==> flow/design.v <==
`timescale 1ns / 1ps
module FD (output reg Q, input C, input D);
  always @(posedge C) Q <= D;
endmodule
module FDR (output reg Q, input C, input D, input R);
  always @(posedge C) Q <= R ? 1'b0 : D;
endmodule
module FDRE (output reg Q, input C, input CE, input D, input R);
  always @(posedge C)
    if (R) Q <= 1'b0;
    else if (CE) Q <= D;
endmodule
module FDS (output reg Q, input C, input D, input S);
  always @(posedge C) Q <= S ? 1'b1 : D;
endmodule
module LUT6 #(parameter [63:0] INIT = 64'h0)
  (output O, input I0, input I1, input I2, input I3, input I4, input I5);
  assign O = INIT[{I5, I4, I3, I2, I1, I0}];
endmodule
module LUT6_2 #(parameter [63:0] INIT = 64'h0)
  (output O6, output O5, input I0, input I1, input I2, input I3, input I4, input I5);
  assign O6 = INIT[{I5, I4, I3, I2, I1, I0}];
  assign O5 = INIT[{1'b0, I4, I3, I2, I1, I0}];
endmodule
module MUXCY (output O, input CI, input DI, input S);
  assign O = S ? CI : DI;
endmodule
module XORCY (output O, input CI, input LI);
  assign O = CI ^ LI;
endmodule
module RAM32M #(parameter [63:0] INIT_A = 64'h0, parameter [63:0] INIT_B = 64'h0,
                parameter [63:0] INIT_C = 64'h0, parameter [63:0] INIT_D = 64'h0)
  (output [1:0] DOA, output [1:0] DOB, output [1:0] DOC, output [1:0] DOD,
   input [4:0] ADDRA, input [4:0] ADDRB, input [4:0] ADDRC, input [4:0] ADDRD,
   input [1:0] DIA, input [1:0] DIB, input [1:0] DIC, input [1:0] DID,
   input WCLK, input WE);
  reg [1:0] ma [0:31];
  reg [1:0] mb [0:31];
  reg [1:0] mc [0:31];
  reg [1:0] md [0:31];
  always @(posedge WCLK)
    if (WE) begin
      ma[ADDRD] <= DIA;
      mb[ADDRD] <= DIB;
      mc[ADDRD] <= DIC;
      md[ADDRD] <= DID;
    end
  assign DOA = ma[ADDRA];
  assign DOB = mb[ADDRB];
  assign DOC = mc[ADDRC];
  assign DOD = md[ADDRD];
endmodule
module RAM64M #(parameter [63:0] INIT_A = 64'h0, parameter [63:0] INIT_B = 64'h0,
                parameter [63:0] INIT_C = 64'h0, parameter [63:0] INIT_D = 64'h0)
  (output DOA, output DOB, output DOC, output DOD,
   input [5:0] ADDRA, input [5:0] ADDRB, input [5:0] ADDRC, input [5:0] ADDRD,
   input DIA, input DIB, input DIC, input DID,
   input WCLK, input WE);
  reg ma [0:63];
  reg mb [0:63];
  reg mc [0:63];
  reg md [0:63];
  always @(posedge WCLK)
    if (WE) begin
      ma[ADDRD] <= DIA;
      mb[ADDRD] <= DIB;
      mc[ADDRD] <= DIC;
      md[ADDRD] <= DID;
    end
  assign DOA = ma[ADDRA];
  assign DOB = mb[ADDRB];
  assign DOC = mc[ADDRC];
  assign DOD = md[ADDRD];
endmodule
module RAM128X1S #(parameter [127:0] INIT = 128'h0)
  (output O, input A0, input A1, input A2, input A3, input A4, input A5, input A6,
   input D, input WCLK, input WE);
  reg m [0:127];
  wire [6:0] a = {A6, A5, A4, A3, A2, A1, A0};
  always @(posedge WCLK) if (WE) m[a] <= D;
  assign O = m[a];
endmodule
module RAM256X1S #(parameter [255:0] INIT = 256'h0)
  (output O, input [7:0] A, input D, input WCLK, input WE);
  reg m [0:255];
  always @(posedge WCLK) if (WE) m[A] <= D;
  assign O = m[A];
endmodule
`timescale 1ps/1ps
module kcpsm6 (address, instruction, bram_enable, in_port, out_port, port_id, write_strobe, k_write_strobe, read_strobe, interrupt, interrupt_ack, sleep, reset, clk) ;
parameter [7:0] 	hwbuild = 8'h00 ;
parameter [11:0] 	interrupt_vector = 12'h3FF ;
parameter integer scratch_pad_memory_size = 64 ;   
output [11:0]	address ;
input	 [17:0]    	instruction ;
output		bram_enable ;
input	 [7:0]	in_port ;
output [7:0]	out_port ;
output [7:0]	port_id ;
output		write_strobe ;
output		k_write_strobe ;
output		read_strobe ;
input			interrupt ;
output		interrupt_ack ;
input			sleep ;
input			reset ;
input			clk ;
wire	[2:1]		t_state_value ;
wire	[2:1]		t_state ;
wire 			run_value ;
wire              run ;
wire  		internal_reset_value ;
wire 			internal_reset ;
wire 			sync_sleep ;
wire 			int_enable_type ;
wire 			interrupt_enable_value ;
wire			interrupt_enable ;
wire			sync_interrupt ;
wire 			active_interrupt_value ;
wire 			active_interrupt ;
wire	[2:0]		arith_logical_sel ;
wire			arith_carry_in ;
wire			arith_carry_value ;
wire			arith_carry ;
wire 	[7:0]		half_arith_logical ;
wire 	[7:0]		logical_carry_mask ;
wire 	[7:0]		carry_arith_logical ;
wire 	[7:0]		arith_logical_value ;
wire 	[7:0]		arith_logical_result ;
wire 	[7:0]		shift_rotate_value ;
wire 	[7:0]		shift_rotate_result ;
wire			shift_in_bit ;
wire 	[7:0]		alu_result ;
wire 	[1:0]		alu_mux_sel_value ;
wire 	[1:0]		alu_mux_sel ;
wire			strobe_type ;
wire 			write_strobe_value ;
wire 			k_write_strobe_value ;
wire			read_strobe_value ;
wire			flag_enable_type ;
wire			flag_enable_value ;
wire			flag_enable ; 
wire			lower_parity ;
wire			lower_parity_sel ;
wire			carry_lower_parity ;
wire 			upper_parity ;
wire			parity ;
wire			shift_carry_value ;
wire			shift_carry ;
wire			carry_flag_value ;
wire			carry_flag ;
wire 			use_zero_flag_value ;
wire			use_zero_flag ;
wire 			drive_carry_in_zero ;
wire          	carry_in_zero ;
wire             	lower_zero ;
wire         	lower_zero_sel ;
wire       		carry_lower_zero ;
wire           	middle_zero ;
wire        	middle_zero_sel ;
wire      		carry_middle_zero ;
wire         	upper_zero_sel ;
wire        	zero_flag_value ;
wire              zero_flag ;
wire       		spm_enable_value ;
wire             	spm_enable ;
wire 	[7:0]		spm_ram_data ;
wire 	[7:0]		spm_data  ;
wire           	regbank_type ;
wire             	bank_value ;
wire              bank ;
wire          	loadstar_type ;
wire         	sx_addr4_value ;
wire   		register_enable_type ;
wire  		register_enable_value ;
wire        	register_enable ;
wire 	[4:0]		sx_addr ;
wire 	[4:0]		sy_addr ;
wire 	[7:0]		sx ;
wire 	[7:0]		sy ;
wire 	[7:0]		sy_or_kk ;
wire       		pc_move_is_valid ;
wire              move_type ;
wire           	returni_type ;
wire 	[2:0]		pc_mode ;
wire 	[11:0]	register_vector ;
wire 	[11:0]	half_pc ;
wire 	[10:0]	carry_pc ;
wire 	[11:0]	pc_value ;
wire 	[11:0]	pc ;
wire 	[11:0]	pc_vector ;
wire             	push_stack ;
wire              pop_stack ;
wire 	[11:0]	stack_memory ;
wire 	[11:0]	return_vector ;
wire       		stack_carry_flag ;
wire      		shadow_carry_flag ;
wire        	stack_zero_flag ;
wire      		shadow_zero_value ;
wire       		shadow_zero_flag ;
wire             	stack_bank ;
wire            	shadow_bank ;
wire              stack_bit ;
wire            	special_bit ;
wire 	[4:0]		half_pointer_value ;
wire 	[4:0]		feed_pointer_value ;
wire 	[4:0]		stack_pointer_carry ;
wire 	[4:0]		stack_pointer_value ;
wire 	[4:0]		stack_pointer ;
LUT6_2 #(
	.INIT	(64'hFFFFF55500000EEE))
reset_lut( 
	.I0 	(run),
	.I1 	(internal_reset),
	.I2 	(stack_pointer_carry[4]),
	.I3 	(t_state[2]),
	.I4 	(reset),
	.I5 	(1'b1),
	.O5 	(run_value),
	.O6 	(internal_reset_value));
FD run_flop (  
	.D 	(run_value),
	.Q 	(run),
	.C 	(clk));
FD internal_reset_flop(
	.D	(internal_reset_value),
	.Q	(internal_reset),
	.C	(clk));
FD sync_sleep_flop(
	.D 	(sleep),
	.Q 	(sync_sleep),
	.C 	(clk));
LUT6_2 #(
	.INIT    (64'h0083000B00C4004C))
t_state_lut( 
	.I0     (t_state[1]),
	.I1     (t_state[2]),
	.I2     (sync_sleep),
	.I3     (internal_reset),
	.I4     (special_bit),
	.I5     (1'b1),
	.O5     (t_state_value[1]),
	.O6     (t_state_value[2]));
FD t_state1_flop (  
	.D      (t_state_value[1]),
	.Q      (t_state[1]),
	.C      (clk));
FD t_state2_flop (  
	.D      (t_state_value[2]),
	.Q      (t_state[2]),
	.C      (clk));
LUT6_2 #(
	.INIT	(64'h0010000000000800))
int_enable_type_lut( 
	.I0     (instruction[13]),
	.I1     (instruction[14]),
	.I2     (instruction[15]),
	.I3     (instruction[16]),
	.I4     (instruction[17]),
	.I5     (1'b1),
	.O5     (loadstar_type),
	.O6     (int_enable_type)) ;
LUT6 #(
	.INIT    (64'h000000000000CAAA))
interrupt_enable_lut( 
	.I0     (interrupt_enable),
	.I1     (instruction[0]),
	.I2     (int_enable_type),
	.I3     (t_state[1]),
	.I4     (active_interrupt),
	.I5     (internal_reset),
	.O      (interrupt_enable_value));                     
FD interrupt_enable_flop (  
	.D      (interrupt_enable_value),
	.Q      (interrupt_enable),
	.C      (clk));
FD sync_interrupt_flop (  
	.D      (interrupt),
	.Q      (sync_interrupt),
	.C      (clk));
LUT6_2 # (
	.INIT    (64'hCC33FF0080808080))
active_interrupt_lut( 
	.I0     (interrupt_enable),
	.I1     (t_state[2]),
	.I2     (sync_interrupt),
	.I3     (bank),
	.I4     (loadstar_type),
	.I5     (1'b1),
	.O5     (active_interrupt_value), 
	.O6     (sx_addr4_value));
FD active_interrupt_flop (  
	.D      (active_interrupt_value),
	.Q      (active_interrupt),
	.C      (clk));
FD interrupt_ack_flop (  
	.D      (active_interrupt),
	.Q      (interrupt_ack),
	.C      (clk));
LUT6 #(
	.INIT    (64'h5A3CFFFF00000000))
pc_move_is_valid_lut( 
	.I0     (carry_flag),
	.I1     (zero_flag),
	.I2     (instruction[14]),
	.I3     (instruction[15]),
	.I4     (instruction[16]),
	.I5     (instruction[17]),
	.O      (pc_move_is_valid)) ;
LUT6_2 # (
	.INIT    (64'h7777027700000200))
move_type_lut( 
	.I0     (instruction[12]),
	.I1     (instruction[13]),
	.I2     (instruction[14]),
	.I3     (instruction[15]),
	.I4     (instruction[16]),
	.I5     (1'b1),
	.O5     (returni_type),
	.O6     (move_type)) ;
LUT6_2 # (
	.INIT    (64'h0000F000000023FF))
pc_mode1_lut( 
	.I0     (instruction[12]),
	.I1     (returni_type),
	.I2     (move_type),
	.I3     (pc_move_is_valid),
	.I4     (active_interrupt),
	.I5     (1'b1),
	.O5     (pc_mode[0]),
	.O6     (pc_mode[1])) ;
LUT6 # (
	.INIT    (64'hFFFFFFFF00040000))
pc_mode2_lut( 
	.I0     (instruction[12]),
	.I1     (instruction[14]),
	.I2     (instruction[15]),
	.I3     (instruction[16]),
	.I4     (instruction[17]),
	.I5     (active_interrupt),
	.O      (pc_mode[2])) ;
LUT6_2 # (
	.INIT    (64'hFFFF100000002000))
push_pop_lut( 
	.I0     (instruction[12]),
	.I1     (instruction[13]),
	.I2     (move_type),
	.I3     (pc_move_is_valid),
	.I4     (active_interrupt),
	.I5     (1'b1),
	.O5     (pop_stack),
	.O6     (push_stack)) ;
LUT6_2 #(
	.INIT    (64'h03CA000004200000))
alu_decode0_lut( 
	.I0     (instruction[13]),
	.I1     (instruction[14]),
	.I2     (instruction[15]),
	.I3     (instruction[16]),
	.I4     (1'b1),
	.I5     (1'b1),
	.O5     (alu_mux_sel_value[0]),
	.O6     (arith_logical_sel[0])) ;
FD alu_mux_sel0_flop(  
	.D      (alu_mux_sel_value[0]),
	.Q      (alu_mux_sel[0]),
	.C      (clk)) ;
LUT6_2 #(
	.INIT    (64'h7708000000000F00))
alu_decode1_lut( 
	.I0     (carry_flag),
	.I1     (instruction[13]),
	.I2     (instruction[14]),
	.I3     (instruction[15]),
	.I4     (instruction[16]),
	.I5     (1'b1),
	.O5     (alu_mux_sel_value[1]),
	.O6     (arith_carry_in)) ;                     
FD alu_mux_sel1_flop (  
	.D      (alu_mux_sel_value[1]),
	.Q      (alu_mux_sel[1]),
	.C      (clk)) ;
LUT6_2 # (
	.INIT    (64'hD000000002000000))
alu_decode2_lut( 
	.I0     (instruction[14]),
	.I1     (instruction[15]),
	.I2     (instruction[16]),
	.I3     (1'b1),
	.I4     (1'b1),
	.I5     (1'b1),
	.O5     (arith_logical_sel[1]),
	.O6     (arith_logical_sel[2])) ;
LUT6_2 # (
	.INIT    (64'h00013F3F0010F7CE))
register_enable_type_lut( 
	.I0     (instruction[13]),
	.I1     (instruction[14]),
	.I2     (instruction[15]),
	.I3     (instruction[16]),
	.I4     (instruction[17]),
	.I5     (1'b1),
	.O5     (flag_enable_type),
	.O6     (register_enable_type)) ;
LUT6_2 # (
	.INIT    (64'hC0CC0000A0AA0000))
register_enable_lut( 
	.I0     (flag_enable_type),
	.I1     (register_enable_type),
	.I2     (instruction[12]),
	.I3     (instruction[17]),
	.I4     (t_state[1]),
	.I5     (1'b1),
	.O5     (flag_enable_value),
	.O6     (register_enable_value)) ;
FDR flag_enable_flop (  
	.D      (flag_enable_value),
	.Q      (flag_enable),
	.R      (active_interrupt),
	.C      (clk)) ;
FDR register_enable_flop (  
	.D      (register_enable_value),
	.Q      (register_enable),
	.R      (active_interrupt),
	.C      (clk)) ;
LUT6_2 # (
	.INIT    (64'h8000000020000000))
spm_enable_lut( 
	.I0     (instruction[13]),
	.I1     (instruction[14]),
	.I2     (instruction[17]),
	.I3     (strobe_type),
	.I4     (t_state[1]),
	.I5     (1'b1),
	.O5     (k_write_strobe_value),
	.O6     (spm_enable_value)) ;
FDR k_write_strobe_flop (  
	.D      (k_write_strobe_value),
	.Q      (k_write_strobe),
	.R      (active_interrupt),
	.C      (clk)) ;
FDR spm_enable_flop (  
	.D      (spm_enable_value),
	.Q      (spm_enable),
	.R      (active_interrupt),
	.C      (clk)) ;
LUT6_2 # (
	.INIT    (64'h4000000001000000))
read_strobe_lut( 
	.I0     (instruction[13]),
	.I1     (instruction[14]),
	.I2     (instruction[17]),
	.I3     (strobe_type),
	.I4     (t_state[1]),
	.I5     (1'b1),
	.O5     (read_strobe_value),
	.O6     (write_strobe_value)) ;
FDR write_strobe_flop (  
	.D      (write_strobe_value),
	.Q      (write_strobe),
	.R      (active_interrupt),
	.C      (clk)) ;
FDR read_strobe_flop (  
	.D      (read_strobe_value),
	.Q      (read_strobe),
	.R      (active_interrupt),
	.C      (clk)) ;
LUT6 # (
	.INIT    (64'h0080020000000000))
regbank_type_lut( 
	.I0     (instruction[12]),
	.I1     (instruction[13]),
	.I2     (instruction[14]),
	.I3     (instruction[15]),
	.I4     (instruction[16]),
	.I5     (instruction[17]),
	.O      (regbank_type)) ;
LUT6 # (
	.INIT    (64'hACACFF00FF00FF00))
bank_lut( 
	.I0     (instruction[0]),
	.I1     (shadow_bank),
	.I2     (instruction[16]),
	.I3     (bank),
	.I4     (regbank_type),
	.I5     (t_state[1]),
	.O      (bank_value)) ;                     
FDR bank_flop (  
	.D      (bank_value),
	.Q      (bank),
	.R      (internal_reset),
	.C      (clk)) ;
FD sx_addr4_flop (  
	.D      (sx_addr4_value),
	.Q      (sx_addr[4]),
	.C      (clk)) ;
assign sx_addr[3:0] = instruction[11:8] ;
assign sy_addr = {bank, instruction[7:4]} ;
XORCY arith_carry_xorcy ( 
	.LI 	(1'b0),
	.CI 	(carry_arith_logical[7]),
	.O      (arith_carry_value)) ;
FD arith_carry_flop (  
	.D      (arith_carry_value),
	.Q      (arith_carry),
	.C      (clk)) ;
LUT6_2 # (
	.INIT    (64'h0000000087780000))
lower_parity_lut( 
	.I0     (instruction[13]),
	.I1     (carry_flag),
	.I2     (arith_logical_result[0]),
	.I3     (arith_logical_result[1]),
	.I4     (1'b1),
	.I5     (1'b1),
	.O5     (lower_parity),
	.O6     (lower_parity_sel)) ;  
MUXCY parity_muxcy ( 
	.DI	(lower_parity),
	.CI	(1'b0),                     
	.S	(lower_parity_sel),
	.O      (carry_lower_parity)) ;
LUT6 #(
	.INIT    (64'h6996966996696996))
upper_parity_lut( 
	.I0     (arith_logical_result[2]),
	.I1     (arith_logical_result[3]),
	.I2     (arith_logical_result[4]),
	.I3     (arith_logical_result[5]),
	.I4     (arith_logical_result[6]),
	.I5     (arith_logical_result[7]),
	.O      (upper_parity)) ;                     
XORCY parity_xorcy( 
	.LI	(upper_parity),
        .CI	(carry_lower_parity),
	.O      (parity)) ;
LUT6 #(
	.INIT    (64'hFFFFAACCF0F0F0F0))
shift_carry_lut( 
	.I0     (sx[0]),
	.I1     (sx[7]),
	.I2     (shadow_carry_flag),
	.I3     (instruction[3]),
	.I4     (instruction[7]),
	.I5     (instruction[16]),
	.O      (shift_carry_value)) ;                     
FD shift_carry_flop(  
	.D      (shift_carry_value),
	.Q      (shift_carry),
	.C      (clk)) ;
LUT6_2 #(
	.INIT    (64'h3333AACCF0AA0000))
carry_flag_lut( 
	.I0     (shift_carry),
	.I1     (arith_carry),
	.I2     (parity),
	.I3     (instruction[14]),
	.I4     (instruction[15]),
	.I5     (instruction[16]),
	.O5     (drive_carry_in_zero),
	.O6     (carry_flag_value)) ;  
FDRE carry_flag_flop(  
	.D      (carry_flag_value),
	.Q      (carry_flag),
       	.CE     (flag_enable),
	.R      (internal_reset),
	.C      (clk)) ;
MUXCY init_zero_muxcy( 
	.DI	(drive_carry_in_zero),
	.CI	(1'b0),
	.S	(carry_flag_value),
	.O      (carry_in_zero)) ;
LUT6_2 # (
	.INIT    (64'hA280000000F000F0))
use_zero_flag_lut( 
	.I0     (instruction[13]),
	.I1     (instruction[14]),
	.I2     (instruction[15]),
	.I3     (instruction[16]),
	.I4     (1'b1),
	.I5     (1'b1),
	.O5     (strobe_type),
	.O6     (use_zero_flag_value)) ;                     
FD use_zero_flag_flop(  
	.D      (use_zero_flag_value),
	.Q      (use_zero_flag),
	.C      (clk)) ;
LUT6_2 #(
	.INIT    (64'h0000000000000001))
lower_zero_lut( 
	.I0     (alu_result[0]),
	.I1     (alu_result[1]),
	.I2     (alu_result[2]),
	.I3     (alu_result[3]),
	.I4     (alu_result[4]),
	.I5     (1'b1),
	.O5     (lower_zero),
	.O6     (lower_zero_sel)) ;                     
MUXCY lower_zero_muxcy( 
	.DI	(lower_zero),
	.CI	(carry_in_zero),
	.S	(lower_zero_sel),
	.O      (carry_lower_zero)) ;
LUT6_2 # (
	.INIT    (64'h0000000D00000000))
middle_zero_lut( 
	.I0     (use_zero_flag),
	.I1     (zero_flag),
	.I2     (alu_result[5]),
	.I3     (alu_result[6]),
	.I4     (alu_result[7]),
	.I5     (1'b1),
	.O5     (middle_zero),
	.O6     (middle_zero_sel)) ;                     
MUXCY middle_zero_muxcy( 
	.DI	(middle_zero),
	.CI	(carry_lower_zero),                     
	.S 	(middle_zero_sel),
  	.O      (carry_middle_zero)) ;
LUT6 #(
	.INIT    (64'hFBFF000000000000))
upper_zero_lut( 
	.I0     (instruction[14]),
	.I1     (instruction[15]),
	.I2     (instruction[16]),
	.I3     (1'b1),
	.I4     (1'b1),
	.I5     (1'b1),
	.O      (upper_zero_sel)) ;                     
MUXCY upper_zero_muxcy( 
	.DI	(shadow_zero_flag),
	.CI	(carry_middle_zero),                    
	.S	(upper_zero_sel),
	.O      (zero_flag_value)) ;
FDRE zero_flag_flop(  
	.D      (zero_flag_value),
	.Q      (zero_flag),
	.CE     (flag_enable),
	.R      (internal_reset),
	.C      (clk)) ;
assign register_vector = {sx[3:0], sy} ;
genvar i ;
generate
for (i = 0 ; i <= 11 ; i = i+1)
begin : address_loop
parameter [7:0] id4 = 8'h30 + i/4 ;
parameter [7:0] id8 = 8'h30 + i/8 ;
parameter [7:0] ip4d8 = 8'h30 + (i+4)/8 ;	  
FD return_vector_flop(  
	.D      (stack_memory[i]),
	.Q      (return_vector[i]),
	.C      (clk));
if (i % 2 == 0) begin: output_data
LUT6_2 #(
	.INIT   (64'hFF00F0F0CCCCAAAA))
pc_vector_mux_lut( 
	.I0     (instruction[i]),
	.I1     (return_vector[i]),
	.I2     (instruction[i+1]),
	.I3     (return_vector[i+1]),
	.I4     (instruction[12]),
	.I5     (1'b1),
	.O5     (pc_vector[i]),
	.O6     (pc_vector[i+1]));
end  
FDRE pc_flop(  
	.D      (pc_value[i]),
	.Q      (pc[i]),
	.R      (internal_reset),
	.CE     (t_state[1]),
	.C      (clk));
if (i == 0) begin: lsb_pc
if (interrupt_vector[i] == 1'b0) begin: low_int_vector
LUT6 #(
	.INIT    (64'h00AA000033CC0F00))
pc_lut( 
	.I0     (register_vector[i]),
	.I1     (pc_vector[i]),
	.I2     (pc[i]),
	.I3     (pc_mode[0]),
	.I4     (pc_mode[1]),
	.I5     (pc_mode[2]), 
	.O      (half_pc[i]));
end  
if (interrupt_vector[i] == 1'b1) begin: high_int_vector
LUT6 #(
	.INIT    (64'h00AA00FF33CC0F00))
pc_lut( 
	.I0     (register_vector[i]),
	.I1     (pc_vector[i]),
	.I2     (pc[i]),
	.I3     (pc_mode[0]),
	.I4     (pc_mode[1]),
	.I5     (pc_mode[2]), 
	.O      (half_pc[i]));
end  
XORCY pc_xorcy( 
	.LI	(half_pc[i]),
	.CI	(1'b0),
	.O      (pc_value[i]));
MUXCY pc_muxcy( 
	.DI 	(pc_mode[0]),
	.CI 	(1'b0),
	.S	(half_pc[i]),
        .O      (carry_pc[i]));
end  
if (i > 0) begin : upper_pc
if (interrupt_vector[i] == 1'b0) begin: low_int_vector
LUT6 #(
	.INIT    (64'h00AA0000CCCCF000))
pc_lut( 
	.I0     (register_vector[i]),
	.I1     (pc_vector[i]),
	.I2     (pc[i]),
	.I3     (pc_mode[0]),
	.I4     (pc_mode[1]),
	.I5     (pc_mode[2]), 
	.O      (half_pc[i]));
end  
if (interrupt_vector[i] == 1'b1) begin: high_int_vector
LUT6 #(
	.INIT    (64'h00AA00FFCCCCF000))
pc_lut( 
	.I0     (register_vector[i]),
	.I1     (pc_vector[i]),
	.I2     (pc[i]),
	.I3     (pc_mode[0]),
	.I4     (pc_mode[1]),
	.I5     (pc_mode[2]), 
	.O      (half_pc[i]));
end  
XORCY pc_xorcy( 
	.LI	(half_pc[i]),
	.CI	(carry_pc[i-1]),
	.O      (pc_value[i]));
if (i < 11) begin: mid_pc
MUXCY pc_muxcy( 
	.DI 	(1'b0),
	.CI 	(carry_pc[i-1]),
	.S 	(half_pc[i]),
	.O     	(carry_pc[i]));
end  
end  
end  
endgenerate
FD shadow_carry_flag_flop(  
	.D      (stack_carry_flag),
	.Q      (shadow_carry_flag),
	.C      (clk)) ;
FD stack_zero_flop(  
	.D      (stack_zero_flag),
	.Q      (shadow_zero_value),
	.C      (clk)) ;
FD shadow_zero_flag_flop(  
	.D      (shadow_zero_value),
	.Q      (shadow_zero_flag),
	.C      (clk)) ;
FD shadow_bank_flop(  
	.D      (stack_bank),
	.Q      (shadow_bank),
	.C      (clk)) ;
FD stack_bit_flop(  
	.D      (stack_bit),
	.Q      (special_bit),
	.C      (clk)) ;
RAM32M #(
	.INIT_A	(64'h0000000000000000), 
	.INIT_B	(64'h0000000000000000), 
	.INIT_C (64'h0000000000000000), 
	.INIT_D (64'h0000000000000000)) 
stack_ram_low ( 
	.DOA	({stack_zero_flag, stack_carry_flag}), 
	.DOB	({stack_bit, stack_bank}),
	.DOC    (stack_memory[1:0]), 
	.DOD    (stack_memory[3:2]),
	.ADDRA	(stack_pointer[4:0]), 
	.ADDRB	(stack_pointer[4:0]), 
	.ADDRC  (stack_pointer[4:0]), 
	.ADDRD  (stack_pointer[4:0]),
	.DIA	({zero_flag, carry_flag}), 
	.DIB	({run, bank}),
	.DIC    (pc[1:0]),
	.DID    (pc[3:2]),
	.WE 	(t_state[1]), 
	.WCLK	(clk));
RAM32M #(
	.INIT_A	(64'h0000000000000000), 
	.INIT_B	(64'h0000000000000000), 
	.INIT_C	(64'h0000000000000000), 
	.INIT_D	(64'h0000000000000000)) 
stack_ram_high(    
	.DOA	(stack_memory[5:4]), 
	.DOB	(stack_memory[7:6]),
	.DOC   	(stack_memory[9:8]),
	.DOD   	(stack_memory[11:10]),
	.ADDRA 	(stack_pointer[4:0]), 
	.ADDRB 	(stack_pointer[4:0]), 
	.ADDRC  (stack_pointer[4:0]), 
	.ADDRD  (stack_pointer[4:0]),
	.DIA    (pc[5:4]),
	.DIB    (pc[7:6]),
	.DIC    (pc[9:8]),
	.DID    (pc[11:10]),
	.WE 	(t_state[1]),  
	.WCLK 	(clk));
generate
for (i = 0 ; i <= 4 ; i = i+1)
begin : stack_loop
parameter [7:0]	id4 = 8'h30 + i/4 ;
if (i == 0) begin: lsb_stack
FDR pointer_flop(  
	.D      (stack_pointer_value[i]),
	.Q      (stack_pointer[i]),
	.R      (internal_reset),
	.C      (clk)) ;
LUT6_2 #(
	.INIT    (64'h001529AAAAAAAAAA))
stack_pointer_lut( 
	.I0     (stack_pointer[i]),
	.I1     (pop_stack),
	.I2     (push_stack),
	.I3     (t_state[1]),
	.I4     (t_state[2]),
	.I5     (1'b1), 
	.O5     (feed_pointer_value[i]),
	.O6     (half_pointer_value[i]));
XORCY stack_xorcy( 
	.LI 	(half_pointer_value[i]),
	.CI 	(1'b0),
	.O      (stack_pointer_value[i]));
MUXCY stack_muxcy( 
	.DI	(feed_pointer_value[i]),
	.CI	(1'b0),
	.S 	(half_pointer_value[i]),
	.O      (stack_pointer_carry[i]));
end  
if (i > 0) begin: upper_stack
FDR pointer_flop(  
	.D      (stack_pointer_value[i]),
	.Q      (stack_pointer[i]),
	.R      (internal_reset),
	.C      (clk)) ;
LUT6_2 #(
	.INIT    (64'h002A252AAAAAAAAA))
stack_pointer_lut( 
	.I0     (stack_pointer[i]),
	.I1     (pop_stack),
	.I2     (push_stack),
	.I3     (t_state[1]),
	.I4     (t_state[2]),
	.I5     (1'b1), 
	.O5     (feed_pointer_value[i]),
	.O6     (half_pointer_value[i]));
XORCY stack_xorcy( 
	.LI 	(half_pointer_value[i]),
	.CI 	(stack_pointer_carry[i-1]),
	.O      (stack_pointer_value[i]));
MUXCY stack_muxcy( 
	.DI 	(feed_pointer_value[i]),
	.CI 	(stack_pointer_carry[i-1]),
	.S 	(half_pointer_value[i]),
	.O      (stack_pointer_carry[i]));
end  
end  
endgenerate
generate
for (i = 0 ; i <= 7 ; i = i+1)
begin : data_path_loop
parameter [7:0]	id1 = 8'h30 + i ;
parameter [7:0]	id2 = 8'h30 + i/2 ;
parameter [7:0]	id4 = 8'h30 + i/4 ;
if (i % 2 == 0) begin: output_data
LUT6_2 #(
	.INIT    (64'hFF00F0F0CCCCAAAA))
sy_kk_mux_lut( 
	.I0     (sy[i]),
	.I1     (instruction[i]),
	.I2     (sy[i+1]),
	.I3     (instruction[i+1]),
	.I4     (instruction[12]),
	.I5     (1'b1),
	.O5     (sy_or_kk[i]),
	.O6     (sy_or_kk[i+1]));
end  
if (i % 2 == 0) begin: second_operand
LUT6_2 #(
	.INIT    (64'hFF00F0F0CCCCAAAA))
out_port_lut( 
	.I0     (sx[i]),
	.I1     (instruction[i+4]),
	.I2     (sx[i+1]),
	.I3     (instruction[i+5]),
	.I4     (instruction[13]),
	.I5     (1'b1),
	.O5     (out_port[i]),
	.O6     (out_port[i+1]));
end  
LUT6_2 #(
	.INIT    (64'h69696E8ACCCC0000))
arith_logical_lut( 
	.I0     (sy_or_kk[i]),
	.I1     (sx[i]),
	.I2     (arith_logical_sel[0]),
	.I3     (arith_logical_sel[1]),
	.I4     (arith_logical_sel[2]),
	.I5     (1'b1),
	.O5     (logical_carry_mask[i]),
	.O6     (half_arith_logical[i]));
FD arith_logical_flop( 
	.D      (arith_logical_value[i]),
	.Q      (arith_logical_result[i]),
	.C      (clk)) ;
if (i == 0) begin: lsb_arith_logical
MUXCY arith_logical_muxcy( 
	.DI 	(logical_carry_mask[i]),
	.CI 	(arith_carry_in),
	.S 	(half_arith_logical[i]),
	.O      (carry_arith_logical[i]));
XORCY arith_logical_xorcy( 
	.LI 	(half_arith_logical[i]),
	.CI 	(arith_carry_in),
	.O      (arith_logical_value[i]));
end  
if (i > 0) begin: upper_arith_logical
MUXCY arith_logical_muxcy( 
	.DI 	(logical_carry_mask[i]),
	.CI 	(carry_arith_logical[i-1]),
	.S 	(half_arith_logical[i]),
	.O      (carry_arith_logical[i]));
XORCY arith_logical_xorcy( 
	.LI 	(half_arith_logical[i]),
	.CI 	(carry_arith_logical[i-1]),
	.O      (arith_logical_value[i]));
end  
if (hwbuild[i] == 1'b0) begin: low_hwbuild 
FDR shift_rotate_flop( 
	.D      (shift_rotate_value[i]),
	.Q      (shift_rotate_result[i]),
	.R      (instruction[7]),
	.C      (clk)) ;
end  
if (hwbuild[i] == 1'b1) begin: high_hwbuild 
FDS shift_rotate_flop( 
	.D      (shift_rotate_value[i]),
	.Q      (shift_rotate_result[i]),
	.S 	(instruction[7]),
	.C      (clk)) ;
end  
if (i == 0) begin: lsb_shift_rotate
LUT6 #(
	.INIT    (64'hBFBC8F8CB3B08380))
shift_bit_lut( 
	.I0     (instruction[0]),
	.I1     (instruction[1]),
	.I2     (instruction[2]),
	.I3     (carry_flag),
	.I4     (sx[0]),
	.I5     (sx[7]),
	.O      (shift_in_bit));
LUT6_2 #(
	.INIT    (64'hFF00F0F0CCCCAAAA))
shift_rotate_lut( 
	.I0     (shift_in_bit),
	.I1     (sx[i+1]),
	.I2     (sx[i]),
	.I3     (sx[i+2]),
	.I4     (instruction[3]),
	.I5     (1'b1),
	.O5     (shift_rotate_value[i]),
	.O6     (shift_rotate_value[i+1]));
end  
if (i == 2 || i == 4) begin: mid_shift_rotate
LUT6_2 #(
	.INIT    (64'hFF00F0F0CCCCAAAA))
shift_rotate_lut( 
	.I0     (sx[i-1]),
	.I1     (sx[i+1]),
	.I2     (sx[i]),
	.I3     (sx[i+2]),
	.I4     (instruction[3]),
	.I5     (1'b1),
	.O5     (shift_rotate_value[i]),
	.O6     (shift_rotate_value[i+1]));
end  
if (i == 6) begin: msb_shift_rotate
LUT6_2 #(
	.INIT    (64'hFF00F0F0CCCCAAAA))
shift_rotate_lut( 
	.I0     (sx[i-1]),
	.I1     (sx[i+1]),
	.I2     (sx[i]),
	.I3     (shift_in_bit),
	.I4     (instruction[3]),
	.I5     (1'b1),
	.O5     (shift_rotate_value[i]),
	.O6     (shift_rotate_value[i+1]));
end  
LUT6 #(
	.INIT    (64'hFF00F0F0CCCCAAAA))
alu_mux_lut( 
	.I0     (arith_logical_result[i]),
	.I1     (shift_rotate_result[i]),
	.I2     (in_port[i]),
	.I3     (spm_data[i]),
	.I4     (alu_mux_sel[0]),
	.I5     (alu_mux_sel[1]),
	.O      (alu_result[i]));
if (scratch_pad_memory_size == 64) begin : small_spm
FD spm_flop( 
	.D      (spm_ram_data[i]),
	.Q      (spm_data[i]),
	.C      (clk)) ;
if (i == 0 || i == 4) begin: small_spm_ram
RAM64M #( 
	.INIT_A	(64'h0000000000000000),
	.INIT_B	(64'h0000000000000000),
	.INIT_C	(64'h0000000000000000),
	.INIT_D	(64'h0000000000000000)) 
spm_ram(   
	.DOA 	(spm_ram_data[i]),
	.DOB 	(spm_ram_data[i+1]),
	.DOC    (spm_ram_data[i+2]),
	.DOD    (spm_ram_data[i+3]),
	.ADDRA 	(sy_or_kk[5:0]),
	.ADDRB 	(sy_or_kk[5:0]),
	.ADDRC  (sy_or_kk[5:0]),
	.ADDRD  (sy_or_kk[5:0]),
	.DIA 	(sx[i]),
	.DIB 	(sx[i+1]),
	.DIC    (sx[i+2]),
	.DID    (sx[i+3]),
	.WE 	(spm_enable),
	.WCLK 	(clk));
end  
end  
if (scratch_pad_memory_size == 128) begin : medium_spm
RAM128X1S  #(
	.INIT	(128'h00000000000000000000000000000000))
spm_ram(       
	.D      (sx[i]),
	.WE 	(spm_enable),
	.WCLK 	(clk),
	.A0 	(sy_or_kk[0]),
	.A1 	(sy_or_kk[1]),
	.A2 	(sy_or_kk[2]),
	.A3 	(sy_or_kk[3]),
	.A4 	(sy_or_kk[4]),
	.A5 	(sy_or_kk[5]),
	.A6 	(sy_or_kk[6]),
	.O      (spm_ram_data[i]));
FD spm_flop( 
	.D      (spm_ram_data[i]),
	.Q      (spm_data[i]),
	.C      (clk)) ;
end  
if (scratch_pad_memory_size == 256) begin : large_spm
RAM256X1S #(
	.INIT	(256'h0000000000000000000000000000000000000000000000000000000000000000))
spm_ram (       
	.D      (sx[i]),
	.WE 	(spm_enable),
	.WCLK 	(clk),
	.A 	(sy_or_kk),
	.O      (spm_ram_data[i]));
FD spm_flop( 
	.D      (spm_ram_data[i]),
	.Q      (spm_data[i]),
	.C      (clk)) ;
end  
end  
endgenerate
RAM32M #(
	.INIT_A	(64'h0000000000000000), 
	.INIT_B	(64'h0000000000000000), 
	.INIT_C (64'h0000000000000000), 
	.INIT_D (64'h0000000000000000)) 
lower_reg_banks(    
	.DOA 	(sy[1:0]), 
	.DOB 	(sx[1:0]),
	.DOC    (sy[3:2]),
	.DOD    (sx[3:2]),
	.ADDRA 	(sy_addr), 
	.ADDRB 	(sx_addr), 
	.ADDRC  (sy_addr), 
	.ADDRD  (sx_addr), 
	.DIA 	(alu_result[1:0]),
	.DIB 	(alu_result[1:0]),
	.DIC    (alu_result[3:2]),
	.DID    (alu_result[3:2]),
	.WE 	(register_enable), 
	.WCLK	(clk));
RAM32M #(
	.INIT_A	(64'h0000000000000000), 
	.INIT_B	(64'h0000000000000000), 
	.INIT_C (64'h0000000000000000),  
	.INIT_D (64'h0000000000000000)) 
upper_reg_banks(    
	.DOA 	(sy[5:4]), 
	.DOB 	(sx[5:4]),
	.DOC    (sy[7:6]),
	.DOD    (sx[7:6]),
	.ADDRA 	(sy_addr),
	.ADDRB 	(sx_addr),
	.ADDRC  (sy_addr), 
	.ADDRD  (sx_addr), 
	.DIA 	(alu_result[5:4]),
	.DIB 	(alu_result[5:4]),
	.DIC    (alu_result[7:6]),
	.DID    (alu_result[7:6]),
	.WE 	(register_enable), 
	.WCLK	(clk));
assign address = pc;
assign bram_enable = t_state[2];
assign port_id = sy_or_kk;
endmodule
# == Reports on kcpsm6 ==
# What the tools print for kcpsm6, step after step.
# Line numbers count from 1 in the design file above.
# Operators: Yosys type, input widths -> output width; for muxes data width and select width s.
# Library cell names are shortened.
# Not given: --
# setup
design,kcpsm6
clk_port,clk
cell_library,sky130hd
lib_corner,tt_025C_1v80

# == Word level ==
# Counts by Yosys on the flattened word-level netlist (proc, flatten, opt, wreduce; memories kept). Register bits leave out memories and registers merged into their read ports (data or address); mux counts leave out enables and synchronous resets folded into registers. Print and check cells are left out. Cells with the same type and inputs are merged into one.
# Memory sizes are those after Yosys's memory passes, which may raise the word count (mostly to a power of two), join words into wider ones and drop unused or constant bits.
# bits
mem_bits_rw,1536
out_inout_bits,33
reg_bits,58
clocked_rd_ports_x_width,24
wordCells,290
memories,24
# op_classes
muxes,55
n_shift,129
n_logic,24
# mem_list
name,size,width,rd,wr,line_no,source
data_path_loop[0].small_spm.small_spm_ram.spm_ram.ma,64,1,1,1,59,reg ma [0:63];
data_path_loop[0].small_spm.small_spm_ram.spm_ram.mb,64,1,1,1,60,reg mb [0:63];
data_path_loop[0].small_spm.small_spm_ram.spm_ram.mc,64,1,1,1,61,reg mc [0:63];
data_path_loop[0].small_spm.small_spm_ram.spm_ram.md,64,1,1,1,62,reg md [0:63];
data_path_loop[4].small_spm.small_spm_ram.spm_ram.ma,64,1,1,1,59,
data_path_loop[4].small_spm.small_spm_ram.spm_ram.mb,64,1,1,1,60,
# Further memories, not shown: 18.
# ops
cell,count
$shiftx 64x6->1 const A,79
$shiftx 64x5->1 const A,50
$mux 1,40
$xor 1x1->1,24
$mux 2,12
$mux 5,2
$mux 6,1

# == Depth ==
# Depth = most cells in a row (Yosys ltp): at word level without a register or memory, in the mapped netlist without a sequential cell, where the memories' decode and read muxes count.
# logic_depth
ltp_word,15
ABC_AREA,0
mapped_depth,23

# == Netlist ==
# Source: synth_stat.txt of the flow (Yosys; design flattened, memories mapped). It holds for the ABC_AREA given above (unset counts as 0); a run with the other value may have another netlist.
# The area totals of this step are shown rounded.
# mapped
flip_flops,1362
stdcells,3206
synth_area_um2,56000
seq_area_um2,40000
# by_type
type,count,area_total_um2
edfxtp_1,1280,3.84E+04
mux4_2,249,5.61E+03
a22oi_1,228,1.71E+03
dfxtp_1,82,1.64E+03
mux2i_1,153,1.53E+03
nor2_1,233,874.589
nand2_1,123,461.693
clkbuf_1,106,397.882
ha_1,30,375.36
a21oi_1,70,350.336
nand4_1,56,350.336
buf_4,39,292.781
mux2_2,23,258.998
buf_2,47,235.226
buf_6,19,213.955
o21ai_0,42,210.202
nand3_1,38,190.182
o22ai_1,26,162.656
# Other cell types: 61; their cells: 362.
# The figures by module come from a second, unflattened synthesis with its own total; it is not the netlist above.
# unflattened
hier_cells,3887
area_unflattened_um2,67000
# Rows give one instance, submodules left out.
# by_module
module,mod_area_um2,mod_seq_area_um2,cells,instances
RAM32M,10000,7700,561,4
RAM64M,10000,7700,525,2
FD,20,20,1,48
LUT6_2,98,0.0,13,8
FDR,34,20,2,20
LUT6_2,34,0.0,2,18
FDRE,34,20,3,14
MUXCY,15,0.0,1,29
LUT6,34,0.0,5,9
XORCY,8.8,0.0,1,27
LUT6_2,49,0.0,8,4
LUT6,23,0.0,1,8
LUT6_2,120,0.0,17,1
LUT6_2,96,0.0,17,1
# Modules not listed: 30.

# == Worst setup path after synthesis ==
# OpenSTA on the mapped netlist: ideal clock, no wires. The path of least setup slack (recovery checks aside). Input and output delay are each 20% of the period. Register names are those of the netlist, which keeps one name where synthesis merged equal registers.
# synth_timing
path_type,input to output
from,input instruction[9]
to,output out_port[0]
path_delay_ns,5.557
input_delay_ns,1.800
driving_pins,8
out_delay_ns,1.800
launch_ns,1.800
required_time_ns,7.200
path_slack_ns,-0.157
t_arrival_ns,7.357
clock_period_ns,9.0
synth_period_reached_ns,9.157
# "path_delay_ns" = arrival - input delay + setup time.
# At an output port there is no setup time.
# "driving_pins": output pins that drive a net of the path, with the launching flip-flop's if there is one; two outputs of one cell count as two.
# "synth_period_reached_ns" is the clock period less the worst setup slack; recovery checks do not enter. This is arithmetic on one report: input and output delays are still those of the set period (20% each).
# The rows between start and end are the longest chain of elaborated cells between them; the timing report does not say that the signal goes this way. Where chains are equally long, one stands for them.
# Each line given opens the expression or statement behind the cell; cells for indexed reads and writes are added by Yosys, which also makes memories of some case tables.
# The chain passes a memory read, where the word-level depth is cut; so it can be longer than that depth.
# synth_between
path_cell_list,clkbuf_1 > clkbuf_1 > mux4_2 > o22ai_1 > nor4_1 > inv_1 > o21ai_0 > buf_4
elab_chain_cells,2
cells_between,2
lines_between,2
cone_classes,shift: 1; memory: 1
# synth_lines
item,line_no,source
start: declaration,95,input [17:0] instruction ;
$mem_v2 32x2,38,reg [1:0] mb [0:31];
$shiftx 64x5->1,23,"assign O5 = INIT[{1'b0, I4, I3, I2, I1, I0}];"
end: declaration,98,output [7:0] out_port ;
# Some nets on the timed path still bear RTL names; the line given drives or declares the net.
# synth_named_nets
net,line_no,source
address_loop[8].upper_pc.high_int_vector.pc_lut.I0,49,assign DOB = mb[ADDRB];
data_path_loop[0].second_operand.out_port_lut.O5,23,

# == Path in the finished layout ==
# From the final timing report of entry A: the path of least setup slack in the routed layout; clock arrival at registers is part of the times.
# layout_timing
path_type,input to register
from,input instruction[6]
to,register (name not given)
input_delay_ns,0.90
path_slack_ns,-0.04
t_arrival_ns,5.18
setup_ns,0.15
launch_ns,0.90
required_time_ns,5.14
driving_pins,17
clock_period_ns,4.48
# The rows between start and end are the longest chain of elaborated cells between them; the timing report does not say that the signal goes this way. Where chains are equally long, one stands for them.
# The chain passes a memory read, where the word-level depth is cut; so it can be longer than that depth.
# layout_between
path_cell_list,buf_8 > and2_1 > buf_6 > buf_8 > a22oi_2 > a21oi_2 > or4_4 > o21a_4 > inv_4 > buf_12 > buf_16 > buf_6 > mux2i_1 > o21ai_0 > a222oi_1 > nor2_2 > a2111o_1
elab_chain_cells,2
cells_between,9
lines_between,4
cone_classes,shift: 6; memory: 3
# layout_lines
item,line_no,source
start: declaration,95,input [17:0] instruction ;
$mem_v2 32x2,37,reg [1:0] ma [0:31];
$shiftx 64x5->1,23,"assign O5 = INIT[{1'b0, I4, I3, I2, I1, I0}];"

# 5 stored runs of kcpsm6 in the flow (synthesis by Yosys, layout by OpenROAD, sky130hd cells), in arbitrary order. Constraints: input delay and output delay 20% of the set period each, output load 0.01 pF.
# "clock_period_reached_ns" means the clock period less the worst setup slack. The figure is calculated, with input and output delays left at 20% of the set period.
# "worst_path_allowed_less_slack_ns" means the part of the period allowed to the worst setup path (the constraints hold back 20% at inputs and 20% at outputs) less its slack; where the path has registers, the arrival times of their clocks count too.
# By "power.total_mw" is meant OpenSTA's value without simulated activity: inputs other than the clock are taken to toggle once in ten clock periods, and the tool carries that through the logic.
# Values from the reports are rounded here.
# A setting shown as -- is not set for that run.
# A result given as -- is not shown for that run.
run,ABC_AREA,CAP_MARGIN,CELL_PAD_IN_SITES_DETAIL_PLACEMENT,CELL_PAD_IN_SITES_GLOBAL_PLACEMENT,CORE_MARGIN,CORE_UTILIZATION,GPL_TIMING_DRIVEN,MAX_ROUTING_LAYER,PLACE_DENSITY_LB_ADDON,SLEW_MARGIN,period_ns,CORE_ASPECT_RATIO,CTS_CLUSTER_SIZE,HOLD_SLACK_MARGIN,MIN_ROUTING_LAYER,TNS_END_PERCENT,GPL_ROUTABILITY_DRIVEN,SETUP_SLACK_MARGIN,CTS_CLUSTER_DIAMETER,PLACE_DENSITY,fin_util_pct,fin_ws_ns,power.total_mw,worst_path_allowed_less_slack_ns,path_kind,timing.hold.ws_ns,ys_area_um2,setup_tns_ns,finalCellArea_um2,clock_period_reached_ns,die_area_um2
entry A,0,10,1,0,10,15,0,met4,0.12,25,4.48,--,--,--,--,--,--,--,--,--,20,-0.036,31,3.62,input to register,0.33,56000,-0.10,75000,4.516,400000
entry B,--,20,1,2,2,40,0,--,0.1,10,9.0,1.15,19,0.03,met2,25,--,--,--,--,47,-0.093,14,5.49,input to output,0.33,56000,-0.12,65000,9.093,140000
entry C,--,5,1,3,4,40,0,met4,0.1,30,9.0,1.15,19,0.03,met2,25,0,-0.05,--,--,47,-0.055,15,5.45,input to output,0.39,56000,-0.055,65000,9.055,150000
entry D,0,20,1,2,2,69,--,met5,0.22,20,4.69,--,21,--,met1,5,--,--,155,--,--,--,--,--,--,--,--,--,--,--,--
entry E,--,20,--,--,2,65,--,--,--,20,7.84,--,--,--,--,--,--,--,--,0.6,73,0.74,16,3.96,input to output,0.33,56000,0.000,63000,7.099,88000
# Entry D: did not finish, routing stopped with GRT-0232
